==> flow/design.v <==
`timescale 1ns / 1ps
module adder(
    input [31:0] in_a, in_b,
    output [31:0] out
    );
    assign out = in_a + in_b;
endmodule
`timescale 1ns / 1ps
module pc(pc_cur, pc_nxt, clk, rst, StallF);
    input clk, rst;
    input StallF; 
    input [31:0] pc_nxt;
    output reg [31:0] pc_cur;
    always @(posedge clk or negedge rst) begin
        if (!rst) pc_cur <= 0;
        else if (StallF==0) pc_cur <= pc_nxt;
    end
endmodule
`timescale 1ns / 1ps
module FET_DEC_Reg(instrF, instrD, pcF, pcD, pc_plus4F, pc_plus4D, StallD, FlushD, clk,rst);
    input clk, rst;
    input StallD, FlushD;  
    input [31:0] instrF, pcF, pc_plus4F;
    output reg [31:0] instrD, pcD, pc_plus4D;
    always @(posedge clk or negedge rst) begin
        if (!rst) begin
            instrD <= 0;
            pcD <= 0;
            pc_plus4D <= 0;
        end
        else if (FlushD) begin
            instrD <= 0;
            pcD <= 0;
            pc_plus4D <= 0;
        end
        else if (StallD==0) begin
            instrD <= instrF;
            pcD <= pcF;
            pc_plus4D <= pc_plus4F;
        end
    end
endmodule
`timescale 1ns / 1ps
module fetch_cycle(clk, rst, pcTargetE, pcSrcE, instrD, pcD, pc_plus4D, StallF, StallD,FlushD, imem_addr, imem_data);
    input clk,rst;
    input pcSrcE;  
    input StallF, StallD, FlushD;  
    input [31:0] pcTargetE;
    output [31:0] instrD, pcD, pc_plus4D;
    output [31:0] imem_addr;
    input  [31:0] imem_data;
    wire [31:0] pc_nxt, pc_cur, pc_plus4F;
    wire [31:0] instrF;
    assign pc_nxt = (pcSrcE== 1'b0)? pc_plus4F : pcTargetE;
    pc program_counter (
                        .pc_nxt(pc_nxt),
                        .pc_cur(pc_cur),
                        .clk(clk),
                        .rst(rst),
                        .StallF(StallF)
                        );
    assign imem_addr = pc_cur;
    assign instrF    = imem_data;
    adder pc_adder (
                    .in_a(pc_cur),
                    .in_b(32'h00000004),
                    .out(pc_plus4F)
                    );
    FET_DEC_Reg F_D_Reg (
                         .instrF(instrF),
                         .instrD(instrD),
                         .pcF(pc_cur),
                         .pcD(pcD),
                         .pc_plus4F(pc_plus4F),
                         .pc_plus4D(pc_plus4D),
                         .StallD(StallD),
                         .FlushD(FlushD),
                         .clk(clk),
                         .rst(rst)
                         );
endmodule
`timescale 1ns / 1ps
module main_decoder(opcode, funct3, Branch, Jump, ResultSrc, MemWrite, ALUSrc, ImmSrc, MemSize, RegWrite, ALUop);
    input [6:0] opcode;
    input [2:0] funct3;
    output Branch, Jump, MemWrite, ALUSrc, RegWrite;
    output [1:0] ResultSrc, ImmSrc, ALUop;
    output reg [1:0] MemSize;
    reg [10:0] controles;
    assign {RegWrite,ImmSrc,ALUSrc,MemWrite,ResultSrc,Branch,ALUop,Jump}=controles;
    always @(*) begin
        MemSize=2'b00;
        case(opcode)
        7'b0000011: begin  
            controles = 11'b1_00_1_0_01_0_00_0;
            case(funct3)
            0: MemSize= 2'b01;  
            1: MemSize= 2'b10;  
            default: MemSize= 2'b11;  
            endcase
        end
        7'b0100011: begin  
            controles = 11'b0_01_1_1_00_0_00_0;
            case(funct3)
            0: MemSize= 2'b01;  
            1: MemSize= 2'b10;  
            default: MemSize= 2'b11;  
            endcase
        end
        7'b0110011: controles = 11'b1_00_0_0_00_0_10_0;  
        7'b1100011: controles = 11'b0_10_0_0_00_1_01_0;  
        7'b0010011: controles = 11'b1_00_1_0_00_0_10_0;  
        7'b1101111: controles = 11'b1_11_0_0_10_0_00_1;  
        default:    controles = 0;      
        endcase
    end
endmodule
`timescale 1ns / 1ps
module alu_decoder(ALUop, funct3, funct7_5, op5, ALUCtrl);
    input [1:0] ALUop;
    input funct7_5, op5;
    input [2:0] funct3;
    output reg [3:0] ALUCtrl;
    localparam      add=0,
                    sub=1,
                    AND=2,
                    OR=3,
                    XOR=4,
                    slt=5,
                    sltu=6,
                    sll=7,
                    srl=8,
                    sra=9;
    always @(*) begin
        ALUCtrl=0;
        case(ALUop)
        0: ALUCtrl = add;  
        1: ALUCtrl = sub;  
        2: begin
                case(funct3)
                0: ALUCtrl = (funct7_5 & op5)? sub:add;
                1: ALUCtrl = sll;
                2: ALUCtrl = slt;
                3: ALUCtrl = sltu;
                4: ALUCtrl = XOR;
                5: ALUCtrl = funct7_5? sra:srl;
                6: ALUCtrl = OR;
                7: ALUCtrl = AND;
                endcase
           end 
        endcase
    end
endmodule
`timescale 1ns / 1ps
module control_unit(op,funct3,funct7,RegWrite,ImmSrc,ALUSrc,MemWrite,ResultSrc,Branch,ALUCtrl,Jump,MemSize);
    input [6:0] op;
    input [2:0] funct3;
    input funct7;
    output Branch, Jump, MemWrite, ALUSrc, RegWrite;
    output [1:0] ResultSrc, ImmSrc, MemSize;
    output [3:0] ALUCtrl;
    wire [1:0] ALUop;
    main_decoder MainDec (
                          .opcode(op), 
                          .funct3(funct3), 
                          .Branch(Branch),
                          .Jump(Jump), 
                          .ResultSrc(ResultSrc), 
                          .MemWrite(MemWrite), 
                          .ALUSrc(ALUSrc), 
                          .ImmSrc(ImmSrc), 
                          .MemSize(MemSize), 
                          .RegWrite(RegWrite), 
                          .ALUop(ALUop)
                          );
    alu_decoder ALUDec (
                        .ALUop(ALUop), 
                        .funct3(funct3), 
                        .funct7_5(funct7), 
                        .op5(op[5]), 
                        .ALUCtrl(ALUCtrl)
                        );
endmodule
`timescale 1ns / 1ps
module register_file(clk,A1,A2,A3,WD3,WE3,RD1,RD2);
    input clk,WE3;
    input [4:0] A1,A2,A3;
    input [31:0] WD3;
    output [31:0] RD1,RD2;
    reg [31:0] reg_file [0:31];
    always @(negedge clk) begin
        if(WE3 && A3 != 0) reg_file[A3] <= WD3;
    end
    assign RD1 = (A1 == 0) ? 32'd0 : reg_file [A1];
    assign RD2 = (A2 == 0) ? 32'd0 : reg_file [A2];
endmodule
`timescale 1ns / 1ps
module imm_extend(imm, immSrc, immExt);
    input [24:0] imm;
    input [1:0] immSrc;
    output reg [31:0] immExt;
    always @(*) begin
        case(immSrc)
        0: immExt= {{20{imm[24]}}, imm[24:13]};  
        1: immExt= {{20{imm[24]}}, imm[24:18], imm[4:0]};  
        2: immExt= {{20{imm[24]}}, imm[0], imm[23:18], imm[4:1], 1'b0};  
        3: immExt= {{12{imm[24]}}, imm[12:5], imm[13], imm[23:14], 1'b0};  
        default: immExt=0;
        endcase
    end
endmodule
`timescale 1ns / 1ps
module DEC_EXC_Reg(RegWriteD,RegWriteE,ResultSrcD,ResultSrcE,MemWriteD,MemWriteE,JumpD,JumpE,
                   BranchD,BranchE,ALUCtrlD,ALUCtrlE,ALUSrcD,ALUSrcE,MemSizeD,MemSizeE,PCD,PCE,
                   Rs1D,Rs1E,Rs2D,Rs2E,RdD,RdE,ExtImmD,ExtImmE,PCPlus4D,PCPlus4E,StallE,FlushE,clk,rst,
                   RD1D,RD1E,RD2D,RD2E);
    input RegWriteD,MemWriteD,JumpD,BranchD,ALUSrcD,StallE,FlushE;
    input clk,rst;
    input [1:0] ResultSrcD,MemSizeD;
    input [3:0] ALUCtrlD;
    input [31:0] RD1D,RD2D,PCD,ExtImmD,PCPlus4D;
    input [4:0] Rs1D,Rs2D,RdD;
    output reg [4:0] Rs1E,Rs2E,RdE;
    output reg [31:0] RD1E,RD2E,PCE,ExtImmE,PCPlus4E;
    output reg [3:0] ALUCtrlE;
    output reg [1:0] ResultSrcE,MemSizeE;
    output reg RegWriteE,MemWriteE,JumpE,BranchE,ALUSrcE;
    always @(posedge clk or negedge rst) begin
        if (!rst) begin
            RegWriteE <= 0;
            ResultSrcE <= 0;
            MemWriteE <= 0;
            JumpE <= 0;
            BranchE <= 0;
            ALUCtrlE <= 0;
            ALUSrcE <= 0;
            MemSizeE <= 0;
            RD1E <= 0;
            RD2E <= 0;
            PCE <= 0;
            Rs1E <= 0;
            Rs2E <= 0;
            RdE <= 0;
            ExtImmE <= 0;
            PCPlus4E <= 0;
        end
        else if (FlushE) begin
            RegWriteE <= 0;
            ResultSrcE <= 0;
            MemWriteE <= 0;
            JumpE <= 0;
            BranchE <= 0;
            ALUCtrlE <= 0;
            ALUSrcE <= 0;
            MemSizeE <= 0;
            RD1E <= 0;
            RD2E <= 0;
            PCE <= 0;
            Rs1E <= 0;
            Rs2E <= 0;
            RdE <= 0;
            ExtImmE <= 0;
            PCPlus4E <= 0;
        end
        else begin
            if (StallE == 0) begin
                RegWriteE <= RegWriteD;
                ResultSrcE <= ResultSrcD;
                MemWriteE <= MemWriteD;
                JumpE <= JumpD;
                BranchE <= BranchD;
                ALUCtrlE <= ALUCtrlD;
                ALUSrcE <= ALUSrcD;
                MemSizeE <= MemSizeD;
                RD1E <= RD1D;
                RD2E <= RD2D;
                PCE <= PCD;
                Rs1E <= Rs1D;
                Rs2E <= Rs2D;
                RdE <= RdD;
                ExtImmE <= ExtImmD;
                PCPlus4E <= PCPlus4D;
            end
        end
    end
endmodule
`timescale 1ns / 1ps
module decode_cycle(clk,rst,instrD,pcD,pc_plus4D,  
                    RegWriteW,RdW,ResultW,  
                    StallE,FlushE,  
                    RegWriteE,ResultSrcE,MemWriteE,JumpE,BranchE,ALUCtrlE,ALUSrcE,MemSizeE,  
                    RD1E,RD2E,pcE,Rs1E,Rs2E,RdE,ExtImmE,pc_plus4E);  
    input  clk,rst,RegWriteW,StallE,FlushE;
    input  [4:0] RdW;
    input  [31:0] instrD, pcD, pc_plus4D, ResultW;
    output [1:0] ResultSrcE, MemSizeE;
    output [3:0] ALUCtrlE;
    output [4:0] Rs1E,Rs2E,RdE;
    output [31:0] RD1E,RD2E,pcE,ExtImmE,pc_plus4E;
    output RegWriteE,MemWriteE,JumpE,BranchE,ALUSrcE;
    wire        RegWriteD,MemWriteD,JumpD,BranchD,ALUSrcD;
    wire [1:0]  ResultSrcD, ImmSrcD, MemSizeD;
    wire [3:0]  ALUCtrlD;
    wire [31:0] RD1D,RD2D,PCD,ImmExtD;
    wire [4:0]  Rs1D,Rs2D,RdD;
    assign PCD  = pcD;
    assign Rs1D = instrD[19:15];
    assign Rs2D = instrD[24:20];
    assign RdD = instrD[11:7];
    control_unit ControlUnit(
                             .op(instrD[6:0]),
                             .funct3(instrD[14:12]),
                             .funct7(instrD[30]),
                             .RegWrite(RegWriteD),
                             .ImmSrc(ImmSrcD),
                             .ALUSrc(ALUSrcD),
                             .MemWrite(MemWriteD),
                             .ResultSrc(ResultSrcD),
                             .Branch(BranchD),
                             .ALUCtrl(ALUCtrlD),
                             .Jump(JumpD),
                             .MemSize(MemSizeD)
                             );
    register_file RegFile (
                           .clk(clk),
                           .A1(instrD[19:15]),
                           .A2(instrD[24:20]),
                           .A3(RdW),
                           .WD3(ResultW),
                           .WE3(RegWriteW),
                           .RD1(RD1D),
                           .RD2(RD2D)
                           );
    imm_extend ImmExt (
                       .imm(instrD[31:7]), 
                       .immSrc(ImmSrcD), 
                       .immExt(ImmExtD)
                       );
    DEC_EXC_Reg D_E_Reg (
                         .RegWriteD(RegWriteD),
                         .RegWriteE(RegWriteE),
                         .ResultSrcD(ResultSrcD),
                         .ResultSrcE(ResultSrcE),
                         .MemWriteD(MemWriteD),
                         .MemWriteE(MemWriteE),
                         .JumpD(JumpD),
                         .JumpE(JumpE),
                         .BranchD(BranchD),
                         .BranchE(BranchE),
                         .ALUCtrlD(ALUCtrlD),
                         .ALUCtrlE(ALUCtrlE),
                         .ALUSrcD(ALUSrcD),
                         .ALUSrcE(ALUSrcE),
                         .MemSizeD(MemSizeD),
                         .MemSizeE(MemSizeE),
                         .PCD(pcD),
                         .PCE(pcE),
                         .Rs1D(instrD[19:15]),
                         .Rs1E(Rs1E),
                         .Rs2D(instrD[24:20]),
                         .Rs2E(Rs2E),
                         .RdD(instrD[11:7]),
                         .RdE(RdE),
                         .ExtImmD(ImmExtD),
                         .ExtImmE(ExtImmE),
                         .PCPlus4D(pc_plus4D),
                         .PCPlus4E(pc_plus4E),
                         .StallE(StallE),
                         .FlushE(FlushE),
                         .RD1D(RD1D),
                         .RD1E(RD1E),
                         .RD2D(RD2D),
                         .RD2E(RD2E),
                         .clk(clk),
                         .rst(rst)
                         );
endmodule
`timescale 1ns / 1ps
module hazard_unit(Rs1D,Rs2D,Rs1E,Rs2E,RdE,PCSrcE,ResultSrcE0,RdM,RegWriteM,RdW,RegWriteW,proc_ready,PENABLE,IsPerM,  
                   StallF,StallD,StallE,StallM,FlushD,FlushE,FlushW,ForwardAE,ForwardBE  
                   );
        input            PCSrcE,ResultSrcE0,RegWriteM,RegWriteW,proc_ready,PENABLE,IsPerM;
        input      [4:0] Rs1D,Rs2D,Rs1E,Rs2E,RdE,RdM,RdW;
        output reg       StallF,StallD,StallE,StallM,FlushD,FlushE,FlushW;
        output reg [1:0] ForwardAE,ForwardBE;
        reg lwStall,perStall;
        always @(*) begin
            if ((Rs1E==RdM) && RegWriteM && Rs1E!=0) ForwardAE = 2'b10;  
            else if ((Rs1E==RdW) && RegWriteW && Rs1E!=0) ForwardAE = 2'b01;  
            else ForwardAE = 2'b00;
            if ((Rs2E==RdM) && RegWriteM && Rs2E!=0) ForwardBE = 2'b10;  
            else if ((Rs2E==RdW) && RegWriteW && Rs2E!=0) ForwardBE = 2'b01;  
            else ForwardBE = 2'b00;
            lwStall = ResultSrcE0 & ((Rs1D==RdE) | (Rs2D==RdE));
            perStall = !proc_ready;
            perStall = IsPerM && (!PENABLE || !proc_ready);
            {FlushE,FlushD,StallD,StallF,StallE,StallM,FlushW} = {lwStall|PCSrcE,PCSrcE,lwStall|perStall,lwStall|perStall,perStall,perStall,perStall};
         end
endmodule
`timescale 1ns / 1ps
module ALU(SrcA, SrcB, ALUResult, Zero, ALUCtrl);
    input [31:0] SrcA, SrcB;
    input [3:0] ALUCtrl;
    output reg [31:0] ALUResult;
    output Zero;
    assign Zero = (!(SrcA-SrcB))? 1 : 0;
    always @(*) begin
        ALUResult = 0;
        case(ALUCtrl)
        0:       ALUResult = SrcA + SrcB;                      
        1:       ALUResult = SrcA - SrcB;                      
        2:       ALUResult = SrcA & SrcB;                      
        3:       ALUResult = SrcA | SrcB;                      
        4:       ALUResult = SrcA ^ SrcB;                      
        5:       ALUResult = ($signed(SrcA) < $signed(SrcB));  
        6:       ALUResult = SrcA < SrcB;                      
        7:       ALUResult = SrcA << SrcB[4:0];                
        8:       ALUResult = SrcA >> SrcB[4:0];                
        9:       ALUResult = $signed(SrcA) >>> SrcB[4:0];              
        endcase
    end
endmodule
`timescale 1ns / 1ps
module EXE_MEM_Reg(clk,rst,RegWriteE,ResultSrcE,MemWriteE,MemSizeE,ALUResultE,WriteDataE,RdE,PCPlus4E,IsPerE,   
                           RegWriteM,ResultSrcM,MemWriteM,MemSizeM,ALUResultM,WriteDataM,RdM,PCPlus4M,IsPerM,    
                           StallM);  
    input             clk,rst;
    input             StallM;
    input             RegWriteE,MemWriteE,IsPerE;
    input      [1:0]  ResultSrcE, MemSizeE;
    input      [4:0]  RdE;
    input      [31:0] ALUResultE,WriteDataE,PCPlus4E;
    output reg        RegWriteM,MemWriteM,IsPerM;
    output reg [1:0]  ResultSrcM, MemSizeM;
    output reg [4:0]  RdM;
    output reg [31:0] ALUResultM,WriteDataM,PCPlus4M;
    always @(posedge clk or negedge rst) begin
        if(!rst) begin
            RegWriteM <= 0;
            ResultSrcM <= 0;
            MemWriteM <= 0;
            MemSizeM <= 0;
            ALUResultM <= 0;
            WriteDataM <= 0;
            RdM <= 0;
            PCPlus4M <= 0;
            IsPerM <= 0;
        end
        else begin
            if (StallM==0) begin
                RegWriteM <= RegWriteE;
                ResultSrcM <= ResultSrcE;
                MemWriteM <= MemWriteE;
                MemSizeM <= MemSizeE;
                ALUResultM <= ALUResultE;
                WriteDataM <= WriteDataE;
                RdM <= RdE;
                PCPlus4M <= PCPlus4E;
                IsPerM <= IsPerE;
            end
        end
    end    
endmodule
`timescale 1ns / 1ps
module execute_cycle(clk,rst,RegWriteE,ResultSrcE,MemWriteE,JumpE,BranchE,ALUCtrlE,ALUSrcE,ExtImmE,MemSizeE,  
                     RD1E,RD2E,PCE,Rs1E,Rs2E,RdE,PCPlus4E,ResultW,  
                     StallM,ForwardAE,ForwardBE,  
                     RegWriteM,ResultSrcM,MemWriteM,MemSizeM,ALUResultM,WriteDataM,RdM,PCPlus4M,PCTargetE,PCSrcE,IsPerM,transEn  
                     );
    input         clk,rst;
    input         RegWriteE,MemWriteE,JumpE,BranchE,ALUSrcE,StallM;
    input  [1:0]  ForwardAE, ForwardBE;
    input  [1:0]  ResultSrcE,MemSizeE;
    input  [3:0]  ALUCtrlE;
    input  [4:0]  Rs1E,Rs2E,RdE;
    input  [31:0] RD1E,RD2E,PCE,ExtImmE,PCPlus4E,ResultW;
    output        RegWriteM,MemWriteM,PCSrcE;
    output [1:0]  ResultSrcM, MemSizeM;
    output [4:0]  RdM;
    output [31:0] ALUResultM,WriteDataM,PCPlus4M,PCTargetE;
    output        transEn, IsPerM;  
    wire        ZeroE;
    reg         IsPerE;
    reg  [31:0] SrcAE,SrcBE,SrcBE_WriteDataE;
    wire [31:0] WriteDataE,ALUResultE,ALUResultM_in;
    always @(*) begin
        SrcAE = 0;
        SrcBE = 0;
        SrcBE_WriteDataE = 0;
        IsPerE = 0;
        case (ForwardAE)
        0: SrcAE = RD1E;
        1: SrcAE = ResultW;
        2: SrcAE = ALUResultM_in;
        endcase
        case (ForwardBE)
        0: SrcBE_WriteDataE = RD2E;
        1: SrcBE_WriteDataE = ResultW;
        2: SrcBE_WriteDataE = ALUResultM_in;
        endcase
        case (ALUSrcE)
        0: SrcBE = SrcBE_WriteDataE;
        1: SrcBE = ExtImmE;
        endcase
        if ((ResultSrcE[0] || MemWriteE))
            if(ALUResultE > 511)
                IsPerE = 1;
    end 
    ALU ALU(
            .SrcA(SrcAE),
            .SrcB(SrcBE),
            .ALUResult(ALUResultE),
            .Zero(ZeroE),
            .ALUCtrl(ALUCtrlE)
            );
    adder PCTargetAdder (
                         .in_a(PCE),
                         .in_b(ExtImmE),
                         .out(PCTargetE)
                         );
    EXE_MEM_Reg E_M_Reg (
                         .clk(clk),
                         .rst(rst),
                         .RegWriteE(RegWriteE),
                         .ResultSrcE(ResultSrcE),
                         .MemWriteE(MemWriteE),
                         .MemSizeE(MemSizeE),
                         .ALUResultE(ALUResultE),
                         .WriteDataE(WriteDataE),
                         .RdE(RdE),
                         .PCPlus4E(PCPlus4E),
                         .RegWriteM(RegWriteM),
                         .ResultSrcM(ResultSrcM),
                         .MemWriteM(MemWriteM),
                         .MemSizeM(MemSizeM),
                         .ALUResultM(ALUResultM),
                         .WriteDataM(WriteDataM),
                         .RdM(RdM),
                         .PCPlus4M(PCPlus4M),
                         .IsPerM(IsPerM),
                         .IsPerE(IsPerE),
                         .StallM(StallM)
                         );
    assign WriteDataE = SrcBE_WriteDataE;
    assign PCSrcE = (ZeroE & BranchE) | JumpE;
    assign ALUResultM_in = ALUResultM;
    assign transEn = IsPerE;
endmodule
`timescale 1ns / 1ps
module MEM_WB_Reg(clk,rst,RegWriteM,ResultSrcM,ALUResultM,ReadDataM,RdM,PCPlus4M,  
                          RegWriteW,ResultSrcW,ALUResultW,ReadDataW,RdW,PCPlus4W,  
                          FlushW  
                  );
    input             clk,rst;
    input             FlushW;
    input             RegWriteM;
    input      [1:0]  ResultSrcM;
    input      [4:0]  RdM;
    input      [31:0] ALUResultM,ReadDataM,PCPlus4M;    
    output reg        RegWriteW;
    output reg [1:0]  ResultSrcW;
    output reg [4:0]  RdW;
    output reg [31:0] ALUResultW,ReadDataW,PCPlus4W;
    always @(posedge clk or negedge rst) begin
        if (!rst) begin
            RegWriteW <= 0;
            ResultSrcW <= 0;
            RdW <= 0;
            ALUResultW <= 0;
            ReadDataW <= 0;
            PCPlus4W <= 0;
        end
        else if (FlushW) begin
            RegWriteW <= 0;
            ResultSrcW <= 0;
            RdW <= 0;
            ALUResultW <= 0;
            ReadDataW <= 0;
            PCPlus4W <= 0;
        end
        else begin
            RegWriteW <= RegWriteM;
            ResultSrcW <=  ResultSrcM;
            RdW <= RdM;
            ALUResultW <= ALUResultM;
            ReadDataW <= ReadDataM;
            PCPlus4W <= PCPlus4M;
        end
    end
endmodule
`timescale 1ns / 1ps
module memory_cycle(RegWriteM,ResultSrcM,MemWriteM,MemSizeM,  
                    clk,rst,ALUResultM,WriteDataM,RdM,PCPlus4M,IsPerM,  
                    RegWriteW,ResultSrcW,ALUResultW,ReadDataW,RdW,PCPlus4W,  
                    FlushW,  
                    dmem_addr,dmem_wdata,dmem_we,dmem_size,dmem_rdata  
                    );
    input         clk,rst;
    input         FlushW;
    input         RegWriteM,MemWriteM,IsPerM;
    input  [1:0]  ResultSrcM,MemSizeM;
    input  [4:0]  RdM;
    input  [31:0] ALUResultM,WriteDataM,PCPlus4M;
    output        RegWriteW;
    output [1:0]  ResultSrcW;
    output [4:0]  RdW;
    output [31:0] ALUResultW,ReadDataW,PCPlus4W;
    output [31:0] dmem_addr, dmem_wdata;
    output        dmem_we;
    output [1:0]  dmem_size;
    input  [31:0] dmem_rdata;
    wire [31:0] ReadDataM, RD;
    assign dmem_addr  = ALUResultM;
    assign dmem_wdata = WriteDataM;
    assign dmem_we    = MemWriteM;
    assign dmem_size  = MemSizeM;
    assign RD = (MemSizeM==1)? {{24{dmem_rdata[7]}},dmem_rdata[7:0]}:
                (MemSizeM==2)? {{16{dmem_rdata[15]}},dmem_rdata[15:0]}:
                dmem_rdata;
    assign ReadDataM = RD;
    MEM_WB_Reg M_WB_Reg(
                        .clk(clk),
                        .rst(rst),
                        .RegWriteM(RegWriteM),
                        .ResultSrcM(ResultSrcM),
                        .ALUResultM(ALUResultM),
                        .ReadDataM(ReadDataM),
                        .RdM(RdM),
                        .PCPlus4M(PCPlus4M),
                        .RegWriteW(RegWriteW),
                        .ResultSrcW(ResultSrcW),
                        .ALUResultW(ALUResultW),
                        .ReadDataW(ReadDataW),
                        .RdW(RdW),
                        .PCPlus4W(PCPlus4W),
                        .FlushW(FlushW)
                       );
endmodule
`timescale 1ns / 1ps
module writeback_cycle(RegWriteW,ResultSrcW,  
                       ALUResultW,ReadDataW,RdW,PCPlus4W,  
                       ResultW  
                       );
    input             RegWriteW;
    input      [1:0]  ResultSrcW;
    input      [4:0]  RdW;
    input      [31:0] ALUResultW,ReadDataW,PCPlus4W;
    output reg [31:0] ResultW;
    always@(*) begin
        case(ResultSrcW)
        0: ResultW = ALUResultW;
        1: ResultW = ReadDataW;
        2: ResultW = PCPlus4W;
        3: ResultW = 0;
        endcase
    end
endmodule
`timescale 1ns / 1ps
module rv32i_core(clk,rst,imem_data,dmem_rdata,  
                  imem_addr,dmem_addr,dmem_wdata,dmem_we,dmem_size  
                  );
    input         clk,rst;
    input  [31:0] imem_data;
    input  [31:0] dmem_rdata;
    output [31:0] imem_addr;
    output [31:0] dmem_addr;
    output [31:0] dmem_wdata;
    output        dmem_we;
    output [1:0]  dmem_size;
    wire        StallF,StallD,StallE,StallM,FlushD,FlushE,FlushW;
    wire [1:0]  ForwardAE,ForwardBE;
    wire        PCSrcE;
    wire [31:0] instrD,PCD,PCPlus4D;
    wire        RegWriteE,MemWriteE,JumpE,BranchE,ALUSrcE;
    wire [1:0]  ResultSrcE, MemSizeE;
    wire [3:0]  ALUCtrlE;
    wire [4:0]  Rs1E,Rs2E,RdE;
    wire [31:0] RD1E,RD2E,PCE,ExtImmE,PCPlus4E;
    wire        RegWriteM,MemWriteM,IsPerM;
    wire [1:0]  ResultSrcM, MemSizeM;
    wire [4:0]  RdM;
    wire [31:0] ALUResultM,WriteDataM,PCPlus4M,PCTargetE;
    wire        RegWriteW;
    wire [1:0]  ResultSrcW;
    wire [4:0]  RdW;
    wire [31:0] ALUResultW,ReadDataW,PCPlus4W;
    wire [31:0] ResultW;
    hazard_unit Hazard_Unit (
                             .Rs1D(instrD[19:15]),
                             .Rs2D(instrD[24:20]),
                             .Rs1E(Rs1E),
                             .Rs2E(Rs2E),
                             .RdE(RdE),
                             .PCSrcE(PCSrcE),
                             .ResultSrcE0(ResultSrcE[0]),
                             .RdM(RdM),
                             .RegWriteM(RegWriteM),
                             .RdW(RdW),
                             .RegWriteW(RegWriteW),
                             .proc_ready(1'b1),
                             .PENABLE(1'b1),
                             .IsPerM(1'b0), 
                             .StallF(StallF),
                             .StallD(StallD),
                             .StallE(StallE),
                             .StallM(StallM),
                             .FlushD(FlushD),
                             .FlushE(FlushE),
                             .FlushW(FlushW),
                             .ForwardAE(ForwardAE),
                             .ForwardBE(ForwardBE)
                            );
    fetch_cycle Fetch (
                       .clk(clk),
                       .rst(rst),
                       .pcTargetE(PCTargetE),
                       .pcSrcE(PCSrcE),
                       .instrD(instrD),
                       .pcD(PCD),
                       .pc_plus4D(PCPlus4D),
                       .StallF(StallF),
                       .StallD(StallD),
                       .FlushD(FlushD),
                       .imem_addr(imem_addr),
                       .imem_data(imem_data)
                       );
       decode_cycle Decode (
                            .clk(clk),
                            .rst(rst),
                            .instrD(instrD),
                            .pcD(PCD),
                            .pc_plus4D(PCPlus4D), 
                            .RegWriteW(RegWriteW),
                            .RdW(RdW),
                            .ResultW(ResultW), 
                            .StallE(StallE),
                            .FlushE(FlushE), 
                            .RegWriteE(RegWriteE),
                            .ResultSrcE(ResultSrcE),
                            .MemWriteE(MemWriteE),
                            .JumpE(JumpE),
                            .BranchE(BranchE),
                            .ALUCtrlE(ALUCtrlE),
                            .ALUSrcE(ALUSrcE),
                            .MemSizeE(MemSizeE), 
                            .RD1E(RD1E),
                            .RD2E(RD2E),
                            .pcE(PCE),
                            .Rs1E(Rs1E),
                            .Rs2E(Rs2E),
                            .RdE(RdE),
                            .ExtImmE(ExtImmE),
                            .pc_plus4E(PCPlus4E)
                            ); 
       execute_cycle Execute (
                              .clk(clk),
                              .rst(rst),
                              .RegWriteE(RegWriteE),
                              .ResultSrcE(ResultSrcE),
                              .MemWriteE(MemWriteE),
                              .JumpE(JumpE),
                              .BranchE(BranchE),
                              .ALUCtrlE(ALUCtrlE),
                              .ALUSrcE(ALUSrcE),
                              .ExtImmE(ExtImmE),
                              .MemSizeE(MemSizeE),
                              .RD1E(RD1E),
                              .RD2E(RD2E),
                              .PCE(PCE),
                              .Rs1E(Rs1E),
                              .Rs2E(Rs2E),
                              .RdE(RdE),
                              .PCPlus4E(PCPlus4E),
                              .ResultW(ResultW), 
                              .StallM(StallM),
                              .ForwardAE(ForwardAE),
                              .ForwardBE(ForwardBE), 
                              .RegWriteM(RegWriteM),
                              .ResultSrcM(ResultSrcM),
                              .MemWriteM(MemWriteM),
                              .MemSizeM(MemSizeM),
                              .ALUResultM(ALUResultM),
                              .WriteDataM(WriteDataM),
                              .RdM(RdM),
                              .PCPlus4M(PCPlus4M),
                              .PCTargetE(PCTargetE),  
                              .PCSrcE(PCSrcE),  
                              .IsPerM(),
                              .transEn()
                             );
       memory_cycle Memory (
                            .RegWriteM(RegWriteM),
                            .ResultSrcM(ResultSrcM),
                            .MemWriteM(MemWriteM),
                            .MemSizeM(MemSizeM), 
                            .clk(clk),
                            .rst(rst),
                            .ALUResultM(ALUResultM),
                            .WriteDataM(WriteDataM),
                            .RdM(RdM),
                            .PCPlus4M(PCPlus4M),
                            .IsPerM(1'b0),
                            .FlushW(FlushW),
                            .RegWriteW(RegWriteW),  
                            .ResultSrcW(ResultSrcW),
                            .ALUResultW(ALUResultW),
                            .ReadDataW(ReadDataW),
                            .RdW(RdW),  
                            .PCPlus4W(PCPlus4W),
                            .dmem_addr(dmem_addr),
                            .dmem_wdata(dmem_wdata),
                            .dmem_we(dmem_we),
                            .dmem_size(dmem_size),
                            .dmem_rdata(dmem_rdata)
                           );
    writeback_cycle Write_Back (
                                .RegWriteW(RegWriteW),
                                .ResultSrcW(ResultSrcW), 
                                .ALUResultW(ALUResultW),
                                .ReadDataW(ReadDataW),
                                .RdW(RdW),
                                .PCPlus4W(PCPlus4W), 
                                .ResultW(ResultW)  
                           );
endmodule
[Reports on rv32i_core]
Tool output for the design above, in the order of the flow.
Line numbers count from 1 in the design file above.
Operators: Yosys type, input widths -> output width; for muxes data width and select width s.
Cell names lack the library's common part.
A cell with - has no value.
Set-up
  top module: rv32i_core
  clock port: clk
  standard-cell library: sky130hd
  library corner: tt_025C_1v80

[After elaboration]
Source: Yosys, flattened and elaborated, memories not mapped. Widths are those after wreduce. Registers that Yosys merges into a memory's read port (data or address) are not register bits. Print and check cells do not count.
Memory sizes are those after Yosys's memory passes, which may raise the word count (mostly to a power of two), join words into wider ones and drop unused or constant bits.
Operators by class
  equal/unequal tests: 43
  add/sub/neg operators: 4
  multiplexer cells: 48
  shifts and indexed selects: 3
  magnitude comparators: 2
  bitwise operators: 10
  reductions and logical operators: 22
Operator list (count)
  $mux 32: 17
  $pmux 32 s10: 1
  $pmux 32 s4: 2
  $pmux 32 s3: 2
  $pmux 11 s6: 1
  $add 32x32->32: 2
  $lt 32x32->1: 2
  $pmux 32 s2: 1
  $add 32x3->32 const B: 1
  $sub 32x32->32: 1
  $and 32x32->32: 1
  $or 32x32->32: 1
  $xor 32x32->32: 1
  $shl 32x5->32: 1
  $shr 32x5->32: 1
  $sshr 32x5->32: 1
  $logic_not 32->1: 1
  $pmux 4 s8: 1
  $eq 5x5->1: 6
  $mux 5: 4
  $eq 2x2->1 const B: 8
  $eq 4x3->1 const B: 4
  $reduce_bool 5->1: 3
  $eq 7x6->1 const B: 2
  $eq 7x7->1 const B: 2
  $eq 2x1->1 const B: 6
  $eq 3x3->1 const B: 4
  $mux 1: 11
Other operator kinds: 21; their cells: 44.
Storage and ports
  register bits after elaboration: 527
  memories: 1
  input bits: 66
  word-level cells: 167
  output and inout bits: 99
  RAM bits: 1024
Memory list
  Decode.RegFile.reg_file: depth 32, width 32, read ports 2, write ports 1, line 190  | reg [31:0] reg_file [0:31];

[Longest topological paths]
Longest topological path by Yosys (ltp), each cell counted once; first at word level (registers and memories cut), then after technology mapping (sequential cells cut; the memories' decode and read muxes count).
Logic depth
  depth after elaboration: 15
  ABC_AREA: 1
  mapped depth: 40
  mapped depth without buffers: 35

[After synthesis]
Source: synth_stat.txt of the flow (Yosys; design flattened, memories mapped). It holds for the ABC_AREA given above (unset counts as 0); a run with the other value may have another netlist.
Mapped netlist
  sequential part of the area: 0.0436882 sq mm
  cells in the netlist: 8843
  cell area after synthesis: 0.0790283 sq mm
  flip-flop cells: 1541
  buffer cells: 639
Cell types
  edfxtp_1: count 1024, area in all 3.07E+04 sq um
  dfrtp_1: count 516, area in all 1.29E+04 sq um
  o21ai_0: count 1209, area in all 6.05E+03 sq um
  nor2_1: count 1473, area in all 5.53E+03 sq um
  nand2_1: count 1314, area in all 4932.23 sq um
  nand3_1: count 953, area in all 4.77E+03 sq um
  o221ai_1: count 391, area in all 3.42E+03 sq um
  clkbuf_1: count 488, area in all 1.83E+03 sq um
  ha_1: count 129, area in all 1.61E+03 sq um
  inv_1: count 424, area in all 1.59E+03 sq um
  a21oi_1: count 242, area in all 1.21E+03 sq um
  o22ai_1: count 115, area in all 719.44 sq um
  xor2_1: count 65, area in all 569.296 sq um
  buf_2: count 80, area in all 400.384 sq um
  nand4_1: count 62, area in all 387.872 sq um
  nor3_1: count 51, area in all 255.245 sq um
  o211ai_1: count 32, area in all 240.23 sq um
  buf_1: count 55, area in all 206.448 sq um
Other cell types: 39; their cells: 220.

## Implementation results

Module rv32i_core, platform sky130hd: 5 stored runs of the flow (Yosys, OpenROAD) with differing settings, in no particular order. Input and output delays are each 20% of the period that was set; the output load is 0.01 pF.
"achieved clock period": clock period set for the run, less the worst setup slack. It is reckoned from that one timing run; input and output delays stay at 20% of the period that was set.
[flow run 1] settings: ABC_AREA=1, CAP_MARGIN=40, CELL_PAD_IN_SITES_DETAIL_PLACEMENT=2, CORE_UTILIZATION=71, CTS_CLUSTER_DIAMETER=129, CTS_CLUSTER_SIZE=35, GPL_ROUTABILITY_DRIVEN=0, GPL_TIMING_DRIVEN=0, MAX_ROUTING_LAYER=met4, MIN_ROUTING_LAYER=met1, SLEW_MARGIN=5, period_ns=12.3, CORE_MARGIN=2
[flow run 1] result: did not finish, placement stopped with a tool error
[flow run 2] settings: CAP_MARGIN=0, CELL_PAD_IN_SITES_DETAIL_PLACEMENT=0, CELL_PAD_IN_SITES_GLOBAL_PLACEMENT=0, CORE_UTILIZATION=60, HOLD_SLACK_MARGIN=0.2, MAX_ROUTING_LAYER=met4, PLACE_DENSITY=0.91, SETUP_SLACK_MARGIN=0.62, period_ns=6.31, CORE_MARGIN=2, SLEW_MARGIN=20
[flow run 2] result: chip area after synthesis (Yosys) 0.0775944 sq mm, die area 0.132216 sq mm, standard-cell area of the final layout 0.0958219 sq mm, worst setup slack after layout 0.012 ns, total negative slack 0.000 ns, achieved clock period 6.298 ns
[flow run 3] settings: ABC_AREA=1, CAP_MARGIN=20, CELL_PAD_IN_SITES_DETAIL_PLACEMENT=1, CELL_PAD_IN_SITES_GLOBAL_PLACEMENT=2, CORE_MARGIN=7, CORE_UTILIZATION=57, CTS_CLUSTER_DIAMETER=61, GPL_TIMING_DRIVEN=1, HOLD_SLACK_MARGIN=0.24, MAX_ROUTING_LAYER=met5, MIN_ROUTING_LAYER=met2, SETUP_SLACK_MARGIN=-0.16, SLEW_MARGIN=5, TNS_END_PERCENT=60, period_ns=7.36
[flow run 3] result: did not finish, placement stopped with GPL-0301
[flow run 4] settings: CORE_MARGIN=3, CORE_UTILIZATION=57, CTS_CLUSTER_DIAMETER=380, CTS_CLUSTER_SIZE=95, GPL_TIMING_DRIVEN=0, MIN_ROUTING_LAYER=met1, PLACE_DENSITY_LB_ADDON=0.26, SLEW_MARGIN=5, period_ns=7.43, CAP_MARGIN=20
[flow run 4] result: chip area after synthesis (Yosys) 0.0775944 sq mm, die area 0.140595 sq mm, standard-cell area of the final layout 0.0899275 sq mm, worst setup slack after layout 0.007 ns, total negative slack 0.000 ns, achieved clock period 7.423 ns
[flow run 5] settings: CORE_UTILIZATION=40, period_ns=8.5, CAP_MARGIN=20, CORE_MARGIN=2, SLEW_MARGIN=20
[flow run 5] result: chip area after synthesis (Yosys) 0.0775944 sq mm, die area 0.197527 sq mm, standard-cell area of the final layout 0.0929216 sq mm, worst setup slack after layout 0.823 ns, total negative slack 0.000 ns, achieved clock period 7.677 ns
